==> flow/design.v <==
module id_decoder(
  instr,
  alu_op,
  imm,
  alu_a_src,
  alu_b_src,
  mem_op,
  branch_op,
  dest_src
);
  parameter INSTR_W = 32;
  parameter ALU_OP_W = (4);
  parameter WORD_W = 32;
  input [INSTR_W - 1:0] instr;
  output reg [ALU_OP_W - 1:0] alu_op;
  output reg [WORD_W - 1:0] imm;
  output reg [(2) - 1:0] alu_a_src;
  output reg [(2) - 1:0] alu_b_src;
  output reg [(4) - 1:0] mem_op;
  output reg branch_op;
  output reg [(2) - 1:0] dest_src;
  wire [6:0] opcode = (instr[6:0]);
  wire [2:0] funct3 = (instr[14:12]);
  wire [6:0] funct7 = (instr[31:25]);
  wire [16:0] opcode_rtype = 
({(instr[31:25]), (instr[14:12]), (instr[6:0])});
  wire [16:0] opcode_itype = 
({7'b0, (instr[14:12]), (instr[6:0])});
  wire [16:0] opcode_stype = 
({7'b0, (instr[14:12]), (instr[6:0])});
  wire [16:0] opcode_btype = 
({7'b0, (instr[14:12]), (instr[6:0])});
  reg [16:0] opcode_complete;
  wire [11:0] itype_imm12 = (instr[31:20]);
  wire [11:0] stype_imm12 = ({instr[31:25], instr[11:7]});
  wire [11:0] btype_imm12 = 
({instr[31], instr[7], instr[30:25], instr[11:8], 1'b0});
  always@(*) begin
    case(opcode)
      (7'b0110011): opcode_complete = opcode_rtype;
      (7'b0010011): opcode_complete = opcode_itype;
      (7'b0000011): opcode_complete = opcode_stype;
      (7'b0100011): opcode_complete = opcode_stype;
      (7'b1100011): opcode_complete = opcode_btype;
      (7'b0110111): opcode_complete = ({10'b0, (7'b0110111)});
      (7'b0010111): opcode_complete = ({10'b0, (7'b0010111)});
      (7'b1101111): opcode_complete = ({10'b0, (7'b1101111)});
      (7'b1100111): opcode_complete = ({10'b0, (7'b1100111)});
      default: opcode_complete = 0;
    endcase
  end
  always@(*) begin
    mem_op = (0);
    branch_op = 0;
    case(opcode)
      (7'b0110011): begin
        imm = {32{1'b0}};
        alu_a_src = (0);
        alu_b_src = (0);
        dest_src = (1);
      end
      (7'b0010011): begin
        imm = $signed(itype_imm12);
        alu_a_src = (0);
        alu_b_src = (1);
        dest_src = (1);
      end
      (7'b0000011): begin
        imm = $signed(itype_imm12);
        alu_a_src = (0);
        alu_b_src = (1);
        dest_src = (2);
        case(funct3)
          (3'b000): mem_op = (6);
          (3'b001): mem_op = (5);
          (3'b010): mem_op = (4);
          (3'b100): mem_op = (7);
          (3'b101): mem_op = (8);
          default: mem_op = (0);
        endcase
      end
      (7'b0100011): begin
        imm = $signed(stype_imm12);
        alu_a_src = (0);
        alu_b_src = (0);
        dest_src = (0);
        case(funct3)
          (3'b000): mem_op = (3);
          (3'b001): mem_op = (2);
          (3'b010): mem_op = (1);
          default: mem_op = (0);
        endcase
      end
      (7'b1100011): begin
        imm = $signed(btype_imm12);
        alu_a_src = (0);
        alu_b_src = (0);
        dest_src = (0);
        branch_op = 1;
      end
      (7'b0110111): begin
        imm = ({instr[31:12], 12'b0});
        alu_a_src = (2);
        alu_b_src = (1);
        dest_src = (1);
      end
      (7'b0010111): begin
        imm = ({instr[31:12], 12'b0});
        alu_a_src = (1);
        alu_b_src = (1);
        dest_src = (1);
      end
      (7'b1101111): begin
        imm = ({instr[31], instr[19:12], instr[20], instr[30:21], 
12'b0});
        alu_a_src = (2);
        alu_b_src = (3);
        dest_src = (0);
        branch_op = 1;
      end
      (7'b1100111): begin
        imm = ($signed(instr[31:20]));
        alu_a_src = (2);
        alu_b_src = (3);
        dest_src = (3);
        branch_op = 1;
      end
      default: begin
        imm = 0;
        alu_a_src = (0);
        alu_b_src = (0);
        dest_src = (0);
      end
    endcase
  end
  always@(*) begin
    case(opcode_complete)
      ({(7'b0000000), (3'b000), (7'b0110011)}), ({7'b0000000, (3'b000), (7'b0010011)}): alu_op = (0);
      ({(7'b0100000), (3'b000), (7'b0110011)}): alu_op = (6);
      ({(7'b0000000), (3'b010), (7'b0110011)}), ({7'b0000000, (3'b010), (7'b0010011)}): alu_op = (4);
      ({(7'b0000000), (3'b010), (7'b0110011)}), ({7'b0000000, (3'b011), (7'b0010011)}): alu_op = (5);
      ({(7'b0000000), (3'b100), (7'b0110011)}), ({7'b0000000, (3'b100), (7'b0010011)}): alu_op = (3);
      ({(7'b0000000), (3'b110), (7'b0110011)}), ({7'b0000000, (3'b110), (7'b0010011)}): alu_op = (2);
      ({(7'b0000000), (3'b111), (7'b0110011)}), ({7'b0000000, (3'b111), (7'b0010011)}): alu_op = (1);
      ({7'h00, (3'b000), (7'b1100011)}): alu_op = (3);
      ({7'h00, (3'b001), (7'b1100011)}): alu_op = (12);
      ({7'h00, (3'b100), (7'b1100011)}): alu_op = (10);
      ({7'h00, (3'b101), (7'b1100011)}): alu_op = (4);
      ({7'h00, (3'b110), (7'b1100011)}): alu_op = (10);
      ({7'h00, (3'b111), (7'b1100011)}): alu_op = (11);
      ({10'b0, (7'b0110111)}): alu_op = (0);
      ({10'b0, (7'b0010111)}): alu_op = (0);
      ({10'b0, (7'b1101111)}): alu_op = (0);
      ({10'b0, (7'b1100111)}): alu_op = (0);
      default: alu_op = (0);
    endcase
  end
endmodule
module alu(
  opp_a,
  opp_b,
  op,
  eval,
  zero
);
  parameter DATA_W = 32;
  localparam ALU_OP_W = (4);
  input [DATA_W - 1:0] opp_a;
  input [DATA_W - 1:0] opp_b;
  input [ALU_OP_W - 1:0] op;
  output reg [DATA_W - 1:0] eval;
  output zero;
  assign zero = (eval == 0);
  always@(*) begin
    case(op)
      (0): eval = opp_a + opp_b;
      (6): eval = opp_a - opp_b;
      (1): eval = opp_a & opp_b;
      (2): eval = opp_a | opp_b;
      (3): eval = opp_a ^ opp_b;
      (4): eval = $signed(opp_a) < $signed(opp_b);
      (5): eval = opp_a < opp_b;
      (10): eval = $signed(opp_a) >= $signed(opp_b);
      (11): eval = opp_a >= opp_b;
      (12): eval = opp_a != opp_b;
      default: eval = 0;
    endcase
  end
endmodule
module register_file(
  clk,
  aresetn,
  rd_reg_a,
  rd_reg_b,
  rd_data_a,
  rd_data_b,
  wr_en,
  wr_reg,
  wr_data
);
  parameter REG_COUNT = 32;
  parameter REG_W = 32;
  parameter REG_IDX_W = $clog2(REG_COUNT);
  input clk;
  input aresetn;
  input [REG_IDX_W - 1:0] rd_reg_a;
  input [REG_IDX_W - 1:0] rd_reg_b;
  output [REG_W - 1:0] rd_data_a;
  output [REG_W - 1:0] rd_data_b;
  input wr_en;
  input [REG_IDX_W - 1:0] wr_reg;
  input [REG_W - 1:0] wr_data;
  reg [REG_W - 1:0] registers [0:REG_COUNT - 1];
  integer i;
  always@(posedge clk) begin
    if(aresetn == 0) begin
      for(i = 0; i < REG_COUNT; i = i + 1) begin
        registers[i] <= 0;
      end
    end else if(wr_en == 1 && wr_reg != 0) begin
      registers[wr_reg] <= wr_data;
    end
  end
  assign rd_data_a = registers[rd_reg_a];
  assign rd_data_b = registers[rd_reg_b];
endmodule
module fe(
  clk,
  clr,
  stall,
  i_branch,
  i_branch_addr,
  o_pc,
  o_instr_req
);
  input clk;
  input clr;
  input stall;
  input i_branch;
  input [32 - 1:0] i_branch_addr;
  output [32 -1:0] o_pc;
  output o_instr_req;
  reg [32 - 1:0] r_pc;
  always@(posedge clk) begin
    if(clr == 1) begin
      r_pc <= 0;
    end else if(stall == 0) begin
      if (i_branch == 1) begin
        r_pc <= i_branch_addr + 32 / 8;
      end else begin
        r_pc <= r_pc + 32 / 8;
      end
    end
  end
  assign o_pc = i_branch ? i_branch_addr : r_pc;
  assign o_instr_req = ~clr;
endmodule
module id(
  clk,
  clr,
  stall,
  rf_reset,
  i_pc,
  i_instr,
  i_ex_alu_eval,
  i_ex_dest_reg,
  i_ex_dest_src,
  i_me_dest_reg,
  i_me_dest_src,
  i_me_dest_data,
  i_wb_dest_en,
  i_wb_dest_reg,
  i_wb_dest_data,
  o_pc,
  o_instr,
  o_alu_op,
  o_alu_data_a,
  o_alu_data_b,
  o_imm,
  o_mem_op,
  o_dest_src,
  o_dest_reg,
  o_branch_op,
  o_mem_hazard
);
  input clk;
  input clr;
  input stall;
  input rf_reset;
  input [32 - 1:0] i_pc;
  input [32 - 1:0] i_instr;
  wire [32 - 1:0] s_instr;
  input [$clog2(32) - 1:0] i_ex_dest_reg;
  input [(2) - 1:0] i_ex_dest_src;
  input [32 - 1:0] i_ex_alu_eval;
  input [$clog2(32) - 1:0] i_me_dest_reg;
  input [(2) - 1:0] i_me_dest_src;
  input [32 - 1:0] i_me_dest_data;
  input i_wb_dest_en;
  input [$clog2(32) - 1:0] i_wb_dest_reg;
  input [32 - 1:0] i_wb_dest_data;
  output [32 - 1:0] o_pc;
  output [32 - 1:0] o_instr;
  reg [32 - 1:0] r_pc;
  reg [32 - 1:0] r_instr;
  output [(4) - 1:0] o_alu_op;
  output reg[32 - 1:0] o_alu_data_a;
  output reg[32 - 1:0] o_alu_data_b;
  output [32 - 1:0] o_imm;
  output [(4) - 1:0] o_mem_op;
  output o_branch_op;
  output [(2) - 1:0] o_dest_src;
  output [$clog2(32) - 1:0] o_dest_reg;
  assign o_dest_reg = (s_instr[11:7]);
  output o_mem_hazard;
  wire [(2) - 1:0] s_alu_src_a;
  wire [(2) - 1:0] s_alu_src_b;
  wire [(4) - 1:0] s_mem_op;
  wire [(2) - 1:0] s_dest_src;
  wire s_branch_op;
  wire [$clog2(32) - 1:0] s_reg_a = (s_instr[19:15]);
  wire [32 - 1:0] s_reg_data_a;
  wire [$clog2(32) - 1:0] s_reg_b = (s_instr[24:20]);
  wire [32 - 1:0] s_reg_data_b;
  reg s_mem_hazard_reg_a;
  reg s_mem_hazard_reg_b;
  reg [32 - 1:0] r_temp_pc;
  reg [32 - 1:0] r_temp_instr;
  reg r_temp_valid;
  always@(posedge clk) begin
    if(clr == 1) begin
      r_pc <= 0;
      r_instr <= 0;
      r_temp_valid <= 0;
    end else begin
      if(r_temp_valid == 0) begin
        r_pc <= i_pc;
        r_instr <= i_instr;
      end
      if(stall == 1) begin
        r_temp_pc <= r_pc;
        r_temp_instr <= r_instr;
      end
      r_temp_valid <= stall;
    end
  end
  assign o_pc = r_temp_valid ? r_temp_pc : r_pc;
  assign o_instr = r_temp_valid ? r_temp_instr : r_instr;
  assign s_instr = o_instr;
  assign o_mem_hazard = s_mem_hazard_reg_a | s_mem_hazard_reg_b;
  assign o_mem_op = stall ? (0) : s_mem_op;
  assign o_dest_src = stall ? (0) : s_dest_src;
  assign o_branch_op = ~stall & s_branch_op;
  id_decoder dec(
    .instr(s_instr),
    .alu_op(o_alu_op),
    .imm(o_imm),
    .mem_op(s_mem_op),
    .alu_a_src(s_alu_src_a),
    .alu_b_src(s_alu_src_b),
    .dest_src(s_dest_src),
    .branch_op(s_branch_op)
  );
  register_file rf(
    .clk(clk),
    .aresetn(rf_reset),
    .rd_reg_a(s_reg_a),
    .rd_reg_b(s_reg_b),
    .rd_data_a(s_reg_data_a),
    .rd_data_b(s_reg_data_b),
    .wr_en(i_wb_dest_en),
    .wr_reg(i_wb_dest_reg),
    .wr_data(i_wb_dest_data)
  );
  function [32 - 1:0] fwd_alu_data;
    input [$clog2(32) - 1:0] reg_num;
    input [32 - 1:0] reg_data;
  begin
    if(reg_num != 0 && reg_num == i_ex_dest_reg &&
      i_ex_dest_src == (1)) begin
      fwd_alu_data = i_ex_alu_eval;
    end else if(reg_num != 0 && reg_num == i_me_dest_reg &&
      i_me_dest_src != (0)) begin
      fwd_alu_data = i_me_dest_data;
    end else if(reg_num != 0 && reg_num == i_wb_dest_reg &&
      i_wb_dest_en == 1) begin
      fwd_alu_data = i_wb_dest_data;
    end else begin
      fwd_alu_data = reg_data;
    end
  end
  endfunction
  function mem_hazard_stall;
    input [$clog2(32) - 1:0] reg_num;
  begin
    if(reg_num != 0 && reg_num == i_ex_dest_reg &&
      i_ex_dest_src == (2)) begin
      mem_hazard_stall = 1;
    end else begin
      mem_hazard_stall = 0;
    end
  end
  endfunction
  always@(*) begin
    s_mem_hazard_reg_a = 0;
    case(s_alu_src_a)
      (0): begin
        o_alu_data_a = fwd_alu_data(s_reg_a, s_reg_data_a);
        s_mem_hazard_reg_a = mem_hazard_stall(s_reg_a);
      end
      (1): o_alu_data_a = r_pc;
      (2): o_alu_data_a = 0;
      default: o_alu_data_a = 0;
    endcase
    s_mem_hazard_reg_b = 0;
    case(s_alu_src_b)
      (0): begin
        o_alu_data_b = fwd_alu_data(s_reg_b, s_reg_data_b);
        s_mem_hazard_reg_b = mem_hazard_stall(s_reg_b);
      end
      (1): o_alu_data_b = o_imm;
      (2): o_alu_data_b = 32 / 8;
      (3): o_alu_data_b = 0;
      default: o_alu_data_b = 0;
    endcase
  end
endmodule
module ex(
  clk,
  clr,
  stall,
  i_pc,
  i_instr,
  i_alu_op,
  i_alu_data_a,
  i_alu_data_b,
  i_imm,
  i_mem_op,
  i_dest_src,
  i_dest_reg,
  i_branch_op,
  o_pc,
  o_instr,
  o_dest_src,
  o_dest_reg,
  o_alu_eval,
  o_mem_op,
  o_mem_req_addr,
  o_mem_req_wr_data,
  o_mem_req_wr_en,
  o_mem_req_count,
  o_branch,
  o_branch_addr
);
  input clk;
  input clr;
  input stall;
  input [32 - 1:0] i_pc;
  input [32 - 1:0] i_instr;
  input [(4) - 1:0] i_alu_op;
  input [32 - 1:0] i_alu_data_a;
  input [32 - 1:0] i_alu_data_b;
  input [32 - 1:0] i_imm;
  input [(4) - 1:0] i_mem_op;
  input [(2) - 1:0] i_dest_src;
  input [$clog2(32) - 1:0] i_dest_reg;
  input i_branch_op;
  reg [32 - 1:0] r_pc;
  reg [32 - 1:0] r_instr;
  reg [(4) - 1:0] r_alu_op;
  reg [32 - 1:0] r_alu_data_a;
  reg [32 - 1:0] r_alu_data_b;
  reg [32 - 1:0] r_imm;
  reg [(4) - 1:0] r_mem_op;
  reg [(2) - 1:0] r_dest_src;
  reg [$clog2(32) - 1:0] r_dest_reg;
  reg r_branch_op;
  wire [32 - 1:0] s_alu_eval;
  wire s_alu_zero;
  output [32 - 1:0] o_pc;
  output [32 - 1:0] o_instr;
  output [(2) - 1:0] o_dest_src;
  output [$clog2(32) - 1:0] o_dest_reg;
  output [32 - 1:0] o_alu_eval;
  output [(4) - 1:0] o_mem_op;
  output [32 - 1:0] o_mem_req_addr;
  output [32 - 1:0] o_mem_req_wr_data;
  output reg o_mem_req_wr_en;
  output reg [(2) - 1:0] o_mem_req_count;
  output o_branch;
  output [32 - 1:0] o_branch_addr;
  assign o_pc = r_pc;
  assign o_instr = r_instr;
  assign o_dest_src = r_dest_src;
  assign o_dest_reg = r_dest_reg;
  assign o_alu_eval = s_alu_eval;
  assign o_mem_op = r_mem_op;
  assign o_branch = s_alu_zero & r_branch_op;
  assign o_branch_addr = r_pc + r_imm;
  always@(posedge clk) begin
    if(clr == 1) begin
      r_pc <= 0;
      r_instr <= 0;
      r_alu_op <= (0);
      r_alu_data_a <= 0;
      r_alu_data_b <= 0;
      r_imm <= 0;
      r_mem_op <= (0);
      r_dest_src <= (0);
      r_dest_reg <= 0;
      r_branch_op <= 0;
    end else if(stall == 0) begin
      r_pc <= i_pc;
      r_instr <= i_instr;
      r_alu_op <= i_alu_op;
      r_mem_op <= i_mem_op;
      r_alu_data_a <= i_alu_data_a;
      r_alu_data_b <= i_alu_data_b;
      r_imm <= i_imm;
      r_dest_src <= i_dest_src;
      r_dest_reg <= i_dest_reg;
      r_branch_op <= i_branch_op;
    end
  end
  alu comp(
    .opp_a(r_alu_data_a),
    .opp_b(r_alu_data_b),
    .op(r_alu_op),
    .eval(s_alu_eval),
    .zero(s_alu_zero)
  );
  assign o_mem_req_addr = r_imm + r_alu_data_a;
  assign o_mem_req_wr_data = r_alu_data_b;
  always@(*) begin
    case(r_mem_op)
      (1): begin
        o_mem_req_count = (3);
        o_mem_req_wr_en = 1;
      end
      (2): begin
        o_mem_req_count = (2);
        o_mem_req_wr_en = 1;
      end
      (3): begin
        o_mem_req_count = (1);
        o_mem_req_wr_en = 1;
      end
      (4): begin
        o_mem_req_count = (3);
        o_mem_req_wr_en = 0;
      end
      (5): begin
        o_mem_req_count = (2);
        o_mem_req_wr_en = 0;
      end
      (6): begin
        o_mem_req_count = (1);
        o_mem_req_wr_en = 0;
      end
      (8): begin
        o_mem_req_count = (2);
        o_mem_req_wr_en = 0;
      end
      (7): begin
        o_mem_req_count = (1);
        o_mem_req_wr_en = 0;
      end
      default: begin
        o_mem_req_count = (0);
        o_mem_req_wr_en = 0;
      end
    endcase
  end
endmodule
module me(
  clk,
  clr,
  stall,
  i_pc,
  i_instr,
  i_dest_src,
  i_dest_reg,
  i_alu_eval,
  i_mem_read,
  i_mem_op,
  o_pc,
  o_instr,
  o_dest_src,
  o_dest_reg,
  o_dest_data
);
  input clk;
  input clr;
  input stall;
  input [32 - 1:0] i_pc;
  input [32 - 1:0] i_instr;
  input [(2) - 1:0] i_dest_src;
  input [$clog2(32) - 1:0] i_dest_reg;
  input [32 - 1:0] i_alu_eval;
  input [32 - 1:0] i_mem_read;
  input [(4) -1:0] i_mem_op;
  reg [32 - 1:0] r_pc;
  reg [32 - 1:0] r_instr;
  reg [(2) - 1:0] r_dest_src;
  reg [$clog2(32) - 1:0] r_dest_reg;
  reg [32 - 1:0] r_alu_eval;
  reg [32 - 1:0] r_mem_read;
  reg [32 - 1:0] s_final_mem_read;
  output [32 - 1:0] o_pc;
  output [32 - 1:0] o_instr;
  output [(2) - 1:0] o_dest_src;
  output [$clog2(32) - 1:0] o_dest_reg;
  output reg [32 - 1:0] o_dest_data;
  assign o_pc = r_pc;
  assign o_instr = r_instr;
  assign o_dest_src = r_dest_src;
  assign o_dest_reg = r_dest_reg;
  always@(posedge clk) begin
    if(clr == 1) begin
      r_pc <= 0;
      r_instr <= 0;
      r_dest_src <= 0;
      r_dest_reg <= 0;
      r_alu_eval <= 0;
      r_mem_read <= 0;
    end else if(stall == 0) begin
      r_pc <= i_pc;
      r_instr <= i_instr;
      r_dest_src <= i_dest_src;
      r_dest_reg <= i_dest_reg;
      r_alu_eval <= i_alu_eval;
      r_mem_read <= i_mem_read;
    end
  end
  always@(*) begin
    if(i_mem_op == (7) || i_mem_op == (8)) begin
      s_final_mem_read = i_mem_read;
    end else begin
      s_final_mem_read = $signed(i_mem_read);
    end
    case(r_dest_src)
      (0): o_dest_data = 0;
      (1): o_dest_data = r_alu_eval;
      (2): o_dest_data = s_final_mem_read;
      (3): o_dest_data = r_pc + 32 / 8;
      default: o_dest_data = 0;
    endcase
  end
endmodule
module wb(
  clk,
  clr,
  i_pc,
  i_instr,
  i_dest_src,
  i_dest_reg,
  i_dest_data,
  o_pc,
  o_instr,
  o_dest_en,
  o_dest_reg,
  o_dest_data
);
  input clk;
  input clr;
  input [32 - 1:0] i_pc;
  input [32 - 1:0] i_instr;
  input [(2) - 1:0] i_dest_src;
  input [$clog2(32) - 1:0] i_dest_reg;
  input [32 - 1:0] i_dest_data;
  reg [32 - 1:0] r_pc;
  reg [32 - 1:0] r_instr;
  reg [(2) - 1:0] r_dest_src;
  reg [$clog2(32) - 1:0] r_dest_reg;
  reg [32 - 1:0] r_dest_data;
  output [32 - 1:0] o_pc;
  output [32 - 1:0] o_instr;
  output o_dest_en;
  output [$clog2(32) - 1:0] o_dest_reg;
  output [32 - 1:0] o_dest_data;
  assign o_pc = r_pc;
  assign o_instr = r_instr;
  assign o_dest_en = r_dest_src != (0);
  assign o_dest_reg = r_dest_reg;
  assign o_dest_data = r_dest_data;
  always@(posedge clk) begin
    if(clr == 1) begin
      r_pc <= 0;
      r_instr <= 0;
      r_dest_src <= (0);
      r_dest_reg <= 0;
      r_dest_data <= 0;
    end else begin
      r_pc <= i_pc;
      r_instr <= i_instr;
      r_dest_src <= i_dest_src;
      r_dest_reg <= i_dest_reg;
      r_dest_data <= i_dest_data;
    end
  end
endmodule
module pipeline(
  clk,
  resetn,
  o_instr_req_addr,
  o_instr_req_en,
  i_instr_res_data,
  o_mem_req_addr,
  o_mem_req_wr_data,
  o_mem_req_wr_en,
  o_mem_req_count,
  i_mem_res_rd_data,
  i_mem_res_code
);
  input clk;
  input resetn;
  output [32 - 1:0] o_instr_req_addr;
  output o_instr_req_en;
  input [32 - 1:0] i_instr_res_data;
  output [32 - 1:0] o_mem_req_addr;
  output [32 - 1:0] o_mem_req_wr_data;
  output o_mem_req_wr_en;
  output [(2) - 1:0] o_mem_req_count;
  input [32 - 1:0] i_mem_res_rd_data;
  input [(3) - 1:0] i_mem_res_code;
  wire fe_clr;
  wire fe_stall;
  wire fe_branch;
  wire [32 - 1:0] fe_branch_addr;
  wire [32 - 1:0] fe_pc;
  wire id_clr;
  wire id_stall;
  wire [32 - 1:0] id_pc;
  wire [32 - 1:0] id_instr;
  wire [(4) - 1:0] id_alu_op;
  wire [32 - 1:0] id_alu_data_a;
  wire [32 - 1:0] id_alu_data_b;
  wire [32 - 1:0] id_imm;
  wire [(4) - 1:0] id_mem_op;
  wire [(2) - 1:0] id_dest_src;
  wire [$clog2(32) - 1:0] id_dest_reg;
  wire id_branch_op;
  wire id_mem_hazard;
  wire ex_clr;
  wire ex_stall;
  wire [32 - 1:0] ex_pc;
  wire [32 - 1:0] ex_instr;
  wire [32 - 1:0] ex_alu_eval;
  wire [(2) - 1:0] ex_dest_src;
  wire [$clog2(32) - 1:0] ex_dest_reg;
  wire [(4) - 1:0] ex_mem_op;
  wire me_clr;
  wire me_stall;
  wire [32 - 1:0] me_pc;
  wire [32 - 1:0] me_instr;
  wire [(2) - 1:0] me_dest_src;
  wire [$clog2(32) - 1:0] me_dest_reg;
  wire [32 - 1:0] me_dest_data;
  wire wb_clr;
  wire wb_stall;
  wire wb_dest_en;
  wire [$clog2(32) - 1:0] wb_dest_reg;
  wire [32 - 1:0] wb_dest_data;
  assign fe_clr = ~resetn;
  assign id_clr = ~resetn | fe_branch;
  assign ex_clr = ~resetn | fe_branch;
  assign me_clr = ~resetn;
  assign wb_clr = ~resetn;
  assign fe_stall = id_mem_hazard;
  assign id_stall = id_mem_hazard;
  assign ex_stall = 0;
  assign me_stall = 0;
  assign wb_stall = 0;
  assign o_instr_req_addr = fe_pc;
  fe p0(
    .clk(clk),
    .clr(fe_clr),
    .stall(fe_stall),
    .i_branch(fe_branch),
    .i_branch_addr(fe_branch_addr),
    .o_pc(fe_pc),
    .o_instr_req(o_instr_req_en)
  );
  reg [32 - 1:0] fe_pc_delay;
  always@(posedge clk) begin
    fe_pc_delay <= fe_pc;
  end
  id p1(
    .clk(clk),
    .clr(id_clr),
    .stall(id_stall),
    .rf_reset(resetn),
    .i_pc(fe_pc_delay),
    .i_instr(i_instr_res_data),
    .i_ex_dest_reg(ex_dest_reg),
    .i_ex_dest_src(ex_dest_src),
    .i_ex_alu_eval(ex_alu_eval),
    .i_me_dest_reg(me_dest_reg),
    .i_me_dest_src(me_dest_src),
    .i_me_dest_data(me_dest_data),
    .i_wb_dest_en(wb_dest_en),
    .i_wb_dest_reg(wb_dest_reg),
    .i_wb_dest_data(wb_dest_data),
    .o_pc(id_pc),
    .o_instr(id_instr),
    .o_alu_op(id_alu_op),
    .o_alu_data_a(id_alu_data_a),
    .o_alu_data_b(id_alu_data_b),
    .o_imm(id_imm),
    .o_mem_op(id_mem_op),
    .o_dest_src(id_dest_src),
    .o_dest_reg(id_dest_reg),
    .o_branch_op(id_branch_op),
    .o_mem_hazard(id_mem_hazard)
  );
  ex p2(
    .clk(clk),
    .clr(ex_clr),
    .stall(ex_stall),
    .i_pc(id_pc),
    .i_instr(id_instr),
    .i_alu_op(id_alu_op),
    .i_alu_data_a(id_alu_data_a),
    .i_alu_data_b(id_alu_data_b),
    .i_imm(id_imm),
    .i_mem_op(id_mem_op),
    .i_dest_src(id_dest_src),
    .i_dest_reg(id_dest_reg),
    .i_branch_op(id_branch_op),
    .o_pc(ex_pc),
    .o_instr(ex_instr),
    .o_dest_src(ex_dest_src),
    .o_dest_reg(ex_dest_reg),
    .o_alu_eval(ex_alu_eval),
    .o_mem_op(ex_mem_op),
    .o_mem_req_addr(o_mem_req_addr),
    .o_mem_req_wr_data(o_mem_req_wr_data),
    .o_mem_req_wr_en(o_mem_req_wr_en),
    .o_mem_req_count(o_mem_req_count),
    .o_branch(fe_branch),
    .o_branch_addr(fe_branch_addr)
  );
  me p3(
    .clk(clk),
    .clr(me_clr),
    .stall(me_stall),
    .i_pc(ex_pc),
    .i_instr(ex_instr),
    .i_dest_src(ex_dest_src),
    .i_dest_reg(ex_dest_reg),
    .i_alu_eval(ex_alu_eval),
    .i_mem_read(i_mem_res_rd_data),
    .i_mem_op(ex_mem_op),
    .o_pc(me_pc),
    .o_instr(me_instr),
    .o_dest_src(me_dest_src),
    .o_dest_reg(me_dest_reg),
    .o_dest_data(me_dest_data)
  );
  wb p4(
    .clk(clk),
    .clr(wb_clr),
    .i_pc(me_pc),
    .i_instr(me_instr),
    .i_dest_src(me_dest_src),
    .i_dest_reg(me_dest_reg),
    .i_dest_data(me_dest_data),
    .o_dest_en(wb_dest_en),
    .o_dest_reg(wb_dest_reg),
    .o_dest_data(wb_dest_data)
  );
endmodule
Appendix: tool output

=== Step by step through the tools: pipeline ===
Each step is given for the RTL above and for the edited RTL.
Lines under "original" count in the file above, lines under "edited" in the edited file.
"difference": "edited" minus "original" as printed here. "rel. change": 100 x difference / "original".
Operators: Yosys type, input widths -> output width; for muxes data width and select width s.
Cell names lack the library's common part.
A cell with n/a has no value.

* Top module: pipeline
* Clock input: clk
* Library: sky130hd
* Library corner: tt_025C_1v80

=== Edit of the RTL ===
Unified diff, file above to edited file.
The edit is scripted: it alters the design's behaviour and was not made to optimise anything.

<pre>
@@ -174,5 +174,5 @@
   always@(*) begin
     case(op)
-      (0): eval = opp_a + opp_b;
+      (0): eval = opp_a - opp_b;
       (6): eval = opp_a - opp_b;
       (1): eval = opp_a & opp_b;
</pre>

=== After elaboration ===
Source: Yosys, flattened and elaborated, memories not mapped. Widths are those after wreduce. Print and check cells do not count.
Memory sizes are those after Yosys's memory passes, which may raise the word count (mostly to a power of two), join words into wider ones and drop unused or constant bits.

{| class="wikitable"
|+ Cells by class
! element !! original !! edited !! difference !! rel. change (%)
|-
| magnitude comparators || 4 || 4 || 0 || 0.00
|-
| reduce/logical cells || 42 || 43 || +1 || +2.38
|-
| bitwise gates (word level) || 10 || 10 || 0 || 0.00
|-
| add/subtract/negate cells || 7 || 6 || -1 || -14.29
|-
| eq/ne operators || 54 || 54 || 0 || 0.00
|-
| muxes and demuxes || 36 || 36 || 0 || 0.00
|}

{| class="wikitable"
|+ Operator list
! operator !! original !! edited !! difference !! rel. change (%)
|-
| $reduce_or 2->1 || 6 || 7 || +1 || +16.67
|-
| $add 32x32->32 || 3 || 2 || -1 || -33.33
|-
| $pmux 32 s10 || 1 || 0 || -1 || -100.00
|-
| $pmux 32 s9 || 0 || 1 || +1 || n/a
|}

Operator kinds equal on both sides are left out: 54.

{| class="wikitable"
|+ Bit counts
! element !! original !! edited !! difference !! rel. change (%)
|-
| elaborated cells || 177 || 177 || 0 || 0.00
|-
| input port bits || 69 || 69 || 0 || 0.00
|-
| memory cells || 2 || 2 || 0 || 0.00
|-
| flip-flop bits (word level) || 443 || 443 || 0 || 0.00
|-
| memory bits (read-only) || 48 || 48 || 0 || 0.00
|-
| bits in writable memories || 1024 || 1024 || 0 || 0.00
|}

=== Depth ===
Depth = most cells in a row (Yosys ltp): at word level without a register or memory, in the mapped netlist without a sequential cell, where the memories' decode and read muxes count.

{| class="wikitable"
|+ Depth
! element !! original !! edited !! difference !! rel. change (%)
|-
| word-level depth || 10 || 10 || 0 || 0.00
|-
| ABC_AREA || 0 || 0 || n/a || n/a
|-
| gate-level depth with buffers || 30 || 28 || -2 || -6.67
|-
| gate-level depth less buffers || 26 || 24 || -2 || -7.69
|}

=== Synthesis result ===
Source: synth_stat.txt of the flow (Yosys; design flattened, memories mapped). It holds for the ABC_AREA given above (unset counts as 0); a run with the other value may have another netlist.

{| class="wikitable"
|+ Cell types
! cell !! original !! edited !! difference !! rel. change (%)
|-
| nand3_1 || 832 || 399 || -433 || -52.04
|-
| and3_1 || 92 || 175 || +83 || +90.22
|-
| nor2_1 || 497 || 426 || -71 || -14.29
|-
| a311oi_1 || 168 || 228 || +60 || +35.71
|-
| a31oi_1 || 55 || 107 || +52 || +94.55
|-
| clkbuf_1 || 639 || 609 || -30 || -4.69
|-
| o32ai_1 || 26 || 0 || -26 || -100.00
|-
| nor3_1 || 54 || 29 || -25 || -46.30
|-
| nand4_1 || 49 || 24 || -25 || -51.02
|-
| a21o_1 || 45 || 20 || -25 || -55.56
|-
| o22ai_1 || 31 || 56 || +25 || +80.65
|-
| o31ai_1 || 33 || 10 || -23 || -69.70
|-
| a211oi_1 || 43 || 60 || +17 || +39.53
|-
| inv_1 || 138 || 154 || +16 || +11.59
|-
| o21ai_0 || 216 || 230 || +14 || +6.48
|-
| a2bb2oi_1 || 16 || 2 || -14 || -87.50
|-
| xnor2_1 || 86 || 99 || +13 || +15.12
|-
| buf_1 || 70 || 83 || +13 || +18.57
|}

Cell types equal on both sides are left out: 11.
Not every row of either side is listed.

{| class="wikitable"
|+ Mapped netlist
! element !! original !! edited !! difference !! rel. change (%)
|-
| mapped flip-flops || 1476 || 1476 || 0 || 0.00
|-
| area of sequential cells (um2) || 40438.8 || 40438.8 || 0.0 || 0.00
|-
| standard cells after synthesis || 8542 || 8090 || -452 || -5.29
|-
| buffers || 729 || 706 || -23 || -3.16
|-
| chip area (Yosys) (um2) || 83667.7 || 81478.1 || -2189.6 || -2.62
|}

By module: a second synthesis without flattening, with its own total; a netlist apart from the flattened one above.

{| class="wikitable"
|+ Second synthesis, totals
! element !! original !! edited !! difference !! rel. change (%)
|-
| cell total of the unflattened synthesis || 8748 || 8389 || -359 || -4.10
|-
| area (unflattened synthesis) (um2) || 91860.6 || 89871.2 || -1989.4 || -2.17
|}

Rows give one instance, submodules left out.

{| class="wikitable"
|+ By module, original
! module !! cells !! instances !! area (um2)
|-
| register_file || 4609 || 1 || 55694.7
|-
| ex || 1050 || 1 || 9596.7
|-
| id || 929 || 1 || 8848.5
|-
| alu || 958 || 1 || 6242.2
|-
| me || 501 || 1 || 4658.2
|-
| wb || 218 || 1 || 2813.9
|-
| fe || 311 || 1 || 2429.8
|-
| id_decoder || 137 || 1 || 922.1
|-
| pipeline || 35 || 1 || 654.4
|}

{| class="wikitable"
|+ By module, edited
! module !! cells !! instances !! area (um2)
|-
| register_file || 4609 || 1 || 55694.7
|-
| ex || 1021 || 1 || 9330.2
|-
| id || 929 || 1 || 8848.5
|-
| me || 501 || 1 || 4658.2
|-
| alu || 632 || 1 || 4458.0
|-
| wb || 218 || 1 || 2813.9
|-
| fe || 307 || 1 || 2491.1
|-
| id_decoder || 137 || 1 || 922.1
|-
| pipeline || 35 || 1 || 654.4
|}

=== Worst setup path after synthesis ===
OpenSTA on the mapped netlist: ideal clock, no wires. The path of least setup slack (recovery checks aside). Input and output delay are each 20% of the period. Register names are those of the netlist, which keeps one name where synthesis merged equal registers.

{| class="wikitable"
|+ Timing after synthesis
! element !! original !! edited !! difference !! rel. change (%)
|-
| path type || register to register || register to register || n/a || n/a
|-
| start point || register p2.r_alu_data_b[1] || register p2.r_alu_data_b[0] || n/a || n/a
|-
| end point || register p1.r_temp_instr[0] || register p1.r_temp_instr[0] || n/a || n/a
|-
| launch time at the first pin (ns) || 0.000 || 0.000 || 0.000 || n/a
|-
| period (ns) || 10.5 || 10.5 || 0.0 || 0.00
|-
| library setup time (ns) || 0.487 || 0.487 || 0.000 || n/a
|-
| data required time (ns) || 10.013 || 10.013 || 0.000 || 0.00
|-
| data arrival time (ns) || 6.320 || 6.552 || +0.232 || +3.67
|-
| slack (ns) || 3.693 || 3.461 || -0.232 || n/a
|-
| stages on the path || 19 || 19 || 0 || 0.00
|-
| delay of the path (ns) || 6.807 || 7.039 || +0.232 || +3.41
|-
| synthesis period reached (ns) || 6.807 || 7.039 || +0.232 || +3.41
|}

"delay of the path" = arrival - input delay + setup time.
"stages on the path" counts driving pins, that of a launching flip-flop among them; a cell with two outputs on the path counts twice.
"synthesis period reached" is the clock period less the worst setup slack; recovery checks do not enter. This is arithmetic on one report: input and output delays are still those of the set period (20% each).
Between the ends stands the longest chain of elaborated cells between them, by number of cells; it is not shown to be the way that was timed. Of several equally long chains one is given.
A line is the first line of the expression or statement that the cell stems from. Yosys adds cells for indexed reads and writes and turns some case tables into memories.

Between the ends, after synthesis, original:
* Path through: dfxtp_1 > inv_1 > ha_1 > a211oi_1 > or3_1 > a211oi_1 > or3_1 > a21boi_1 > nor3_1 > nor3_1 > o22ai_1 > and3_1 > and4_1 > buf_2 > nand3_1 > nand2_1 > clkbuf_1 > clkbuf_1 > nor2_1
* Cells in the longest elaborated chain: 7

{| class="wikitable"
|+ Ends and longest elaborated chain, after synthesis, original
! element !! line !! RTL
|-
| start: declaration || 472 || <nowiki>reg [32 - 1:0] r_alu_data_b;</nowiki>
|-
| start: assignment || 506 || <nowiki>r_alu_data_b <= 0;</nowiki>
|-
| start: assignment || 518 || <nowiki>r_alu_data_b <= i_alu_data_b;</nowiki>
|-
| $ge 32x32->1 || 184 ||
|-
| $pmux 32 s10 || 175 || <nowiki>case(op)</nowiki>
|-
| $logic_not 32->1 || 173 ||
|-
| $and 1x1->1 || 498 || <nowiki>assign o_branch = s_alu_zero & r_branch_op;</nowiki>
|-
| $or 1x1->1 || 765 || <nowiki>assign id_clr = ~resetn | fe_branch;</nowiki>
|-
| $not 1->1 || n/a ||
|-
| $reduce_and 2->1 || n/a ||
|-
| end: assignment || 342 || <nowiki>r_temp_instr <= r_instr;</nowiki>
|-
| end: declaration || 328 || <nowiki>reg [32 - 1:0] r_temp_instr;</nowiki>
|}

Between the ends, after synthesis, edited:
* Path through: dfxtp_1 > ha_1 > inv_1 > fa_1 > nor3b_1 > nor3_2 > o211ai_2 > a31oi_1 > a21oi_1 > a31oi_1 > mux2_2 > and3_1 > nand4_1 > nor4_4 > nand2b_1 > clkbuf_1 > clkbuf_1 > clkbuf_1 > nor2_1
* Cells in the longest elaborated chain: 7

{| class="wikitable"
|+ Ends and longest elaborated chain, after synthesis, edited
! element !! line !! RTL
|-
| start: declaration || 472 || <nowiki>reg [32 - 1:0] r_alu_data_b;</nowiki>
|-
| start: assignment || 506 || <nowiki>r_alu_data_b <= 0;</nowiki>
|-
| start: assignment || 518 || <nowiki>r_alu_data_b <= i_alu_data_b;</nowiki>
|-
| $ge 32x32->1 || 184 ||
|-
| $pmux 32 s9 || 175 || <nowiki>case(op)</nowiki>
|-
| $logic_not 32->1 || 173 ||
|-
| $and 1x1->1 || 498 || <nowiki>assign o_branch = s_alu_zero & r_branch_op;</nowiki>
|-
| $or 1x1->1 || 765 || <nowiki>assign id_clr = ~resetn | fe_branch;</nowiki>
|-
| $not 1->1 || n/a ||
|-
| $reduce_and 2->1 || n/a ||
|-
| end: assignment || 342 || <nowiki>r_temp_instr <= r_instr;</nowiki>
|-
| end: declaration || 328 || <nowiki>reg [32 - 1:0] r_temp_instr;</nowiki>
|}

=== Timing after layout ===
From the final timing report of the runs of pair A: the path of least setup slack in the routed layout; clock arrival at registers is part of the times.

{| class="wikitable"
|+ Timing after layout
! element !! original !! edited !! difference !! rel. change (%)
|-
| path type || register to output || register to output || n/a || n/a
|-
| start point || register p2.r_alu_data_a[1] || register p2.r_alu_data_a[0] || n/a || n/a
|-
| end point || output port o_instr_req_addr[20] || output port o_instr_req_addr[20] || n/a || n/a
|-
| stages on the path || 17 || 19 || +2 || +11.76
|-
| launch time at the first pin (ns) || 0.85 || 0.82 || -0.03 || -3.53
|-
| data required time (ns) || 8.40 || 8.40 || 0.00 || 0.00
|-
| slack (ns) || 0.85 || 0.95 || +0.10 || n/a
|-
| output delay (ns) || 2.10 || 2.10 || 0.00 || 0.00
|-
| period (ns) || 10.5 || 10.5 || 0.0 || 0.00
|-
| data arrival time (ns) || 7.55 || 7.45 || -0.10 || -1.32
|}

Between the ends stands the longest chain of elaborated cells between them, by number of cells; it is not shown to be the way that was timed. Of several equally long chains one is given.

Between the ends, after layout, original:
* Path through: dfxtp_1 > inv_1 > ha_1 > a211oi_1 > or3_1 > a211oi_1 > or3_1 > a21boi_1 > nor3_1 > o21ai_0 > o211ai_1 > nor4b_1 > nand3_2 > nor3_4 > buf_4 > mux2i_1 > clkdlybuf4s50_1
* Cells in the longest elaborated chain: 5

{| class="wikitable"
|+ Ends and longest elaborated chain, after layout, original
! element !! line !! RTL
|-
| start: declaration || 471 || <nowiki>reg [32 - 1:0] r_alu_data_a;</nowiki>
|-
| start: assignment || 505 || <nowiki>r_alu_data_a <= 0;</nowiki>
|-
| start: assignment || 517 || <nowiki>r_alu_data_a <= i_alu_data_a;</nowiki>
|-
| $ge 32x32->1 || 184 ||
|-
| $pmux 32 s10 || 175 || <nowiki>case(op)</nowiki>
|-
| $logic_not 32->1 || 173 ||
|-
| $and 1x1->1 || 498 || <nowiki>assign o_branch = s_alu_zero & r_branch_op;</nowiki>
|-
| $mux 32 || 255 || <nowiki>assign o_pc = i_branch ? i_branch_addr : r_pc;</nowiki>
|-
| end: declaration || 717 || <nowiki>output [32 - 1:0] o_instr_req_addr;</nowiki>
|}

Between the ends, after layout, edited:
* Path through: dfxtp_1 > inv_1 > ha_1 > inv_1 > fa_1 > nor3b_1 > nor3_2 > o211ai_2 > a31oi_1 > a21oi_1 > o21ai_0 > nand4_1 > nor4_1 > nand4_1 > nor4_4 > buf_12 > mux2i_1 > inv_1 > clkdlybuf4s50_1
* Cells in the longest elaborated chain: 5

{| class="wikitable"
|+ Ends and longest elaborated chain, after layout, edited
! element !! line !! RTL
|-
| start: declaration || 471 || <nowiki>reg [32 - 1:0] r_alu_data_a;</nowiki>
|-
| start: assignment || 505 || <nowiki>r_alu_data_a <= 0;</nowiki>
|-
| start: assignment || 517 || <nowiki>r_alu_data_a <= i_alu_data_a;</nowiki>
|-
| $ge 32x32->1 || 184 ||
|-
| $pmux 32 s9 || 175 || <nowiki>case(op)</nowiki>
|-
| $logic_not 32->1 || 173 ||
|-
| $and 1x1->1 || 498 || <nowiki>assign o_branch = s_alu_zero & r_branch_op;</nowiki>
|-
| $mux 32 || 255 || <nowiki>assign o_pc = i_branch ? i_branch_addr : r_pc;</nowiki>
|-
| end: declaration || 717 || <nowiki>output [32 - 1:0] o_instr_req_addr;</nowiki>
|}

=== Measured runs ===
Both versions went through the flow (Yosys, OpenROAD) with the same settings in each pair. Constraints: input delay and output delay 20% of the set period each, output load 0.01 pF.

Flow settings, pair A:
* period_ns: 10.5
* CAP_MARGIN: 20
* CORE_MARGIN: 2
* CORE_UTILIZATION: 40
* SLEW_MARGIN: 20

{| class="wikitable"
|+ Final reports, pair A
! element !! original !! edited !! difference !! rel. change (%)
|-
| post-layout utilization (%) || 45.2 || 45.4 || +0.2 || n/a
|-
| standard-cell area after routing (um2) || 93806.2 || 91858.1 || -1948.1 || -2.08
|-
| reached clock period (ns) || 9.649 || 9.554 || -0.095 || -0.98
|-
| setup slack of the worst path (ns) || 0.851 || 0.946 || +0.095 || n/a
|-
| setup total negative slack (ns) || 0.000 || 0.000 || 0.000 || n/a
|-
| die outline area (um2) || 212844.0 || 207321.0 || -5523.0 || -2.59
|-
| mapped cell area after synthesis (um2) || 83667.7 || 81478.1 || -2189.6 || -2.62
|-
| worst hold slack in the final report (ns) || 0.463 || 0.459 || -0.004 || n/a
|-
| total design power (µW) || 14392 || 14601 || +209 || +1.45
|}

Flow settings, pair B:
* ABC_AREA: 0
* CAP_MARGIN: 5
* CELL_PAD_IN_SITES_GLOBAL_PLACEMENT: 3
* CORE_MARGIN: 10
* CORE_UTILIZATION: 49
* HOLD_SLACK_MARGIN: -0.1
* SETUP_SLACK_MARGIN: 1.0
* SLEW_MARGIN: 30
* period_ns: 11.5

{| class="wikitable"
|+ Final reports, pair B
! element !! original !! edited !! difference !! rel. change (%)
|-
| post-layout utilization (%) || 55.0 || 55.0 || 0.0 || n/a
|-
| standard-cell area after routing (um2) || 93330.8 || 90878.4 || -2452.4 || -2.63
|-
| reached clock period (ns) || 10.171 || 9.204 || -0.967 || -9.51
|-
| setup slack of the worst path (ns) || 1.329 || 2.296 || +0.967 || n/a
|-
| setup total negative slack (ns) || 0.000 || 0.000 || 0.000 || n/a
|-
| die outline area (um2) || 187680.0 || 182991.0 || -4689.0 || -2.50
|-
| mapped cell area after synthesis (um2) || 83667.7 || 81478.1 || -2189.6 || -2.62
|-
| worst hold slack in the final report (ns) || 0.460 || 0.458 || -0.002 || n/a
|-
| total design power (µW) || 13189 || 13031 || -158 || -1.20
|}

"reached clock period": clock period set for the run, less the worst setup slack. It is reckoned from that one timing run; input and output delays stay at 20% of the period that was set.
"total design power" is the tool's figure for a default switching activity; nothing was simulated.
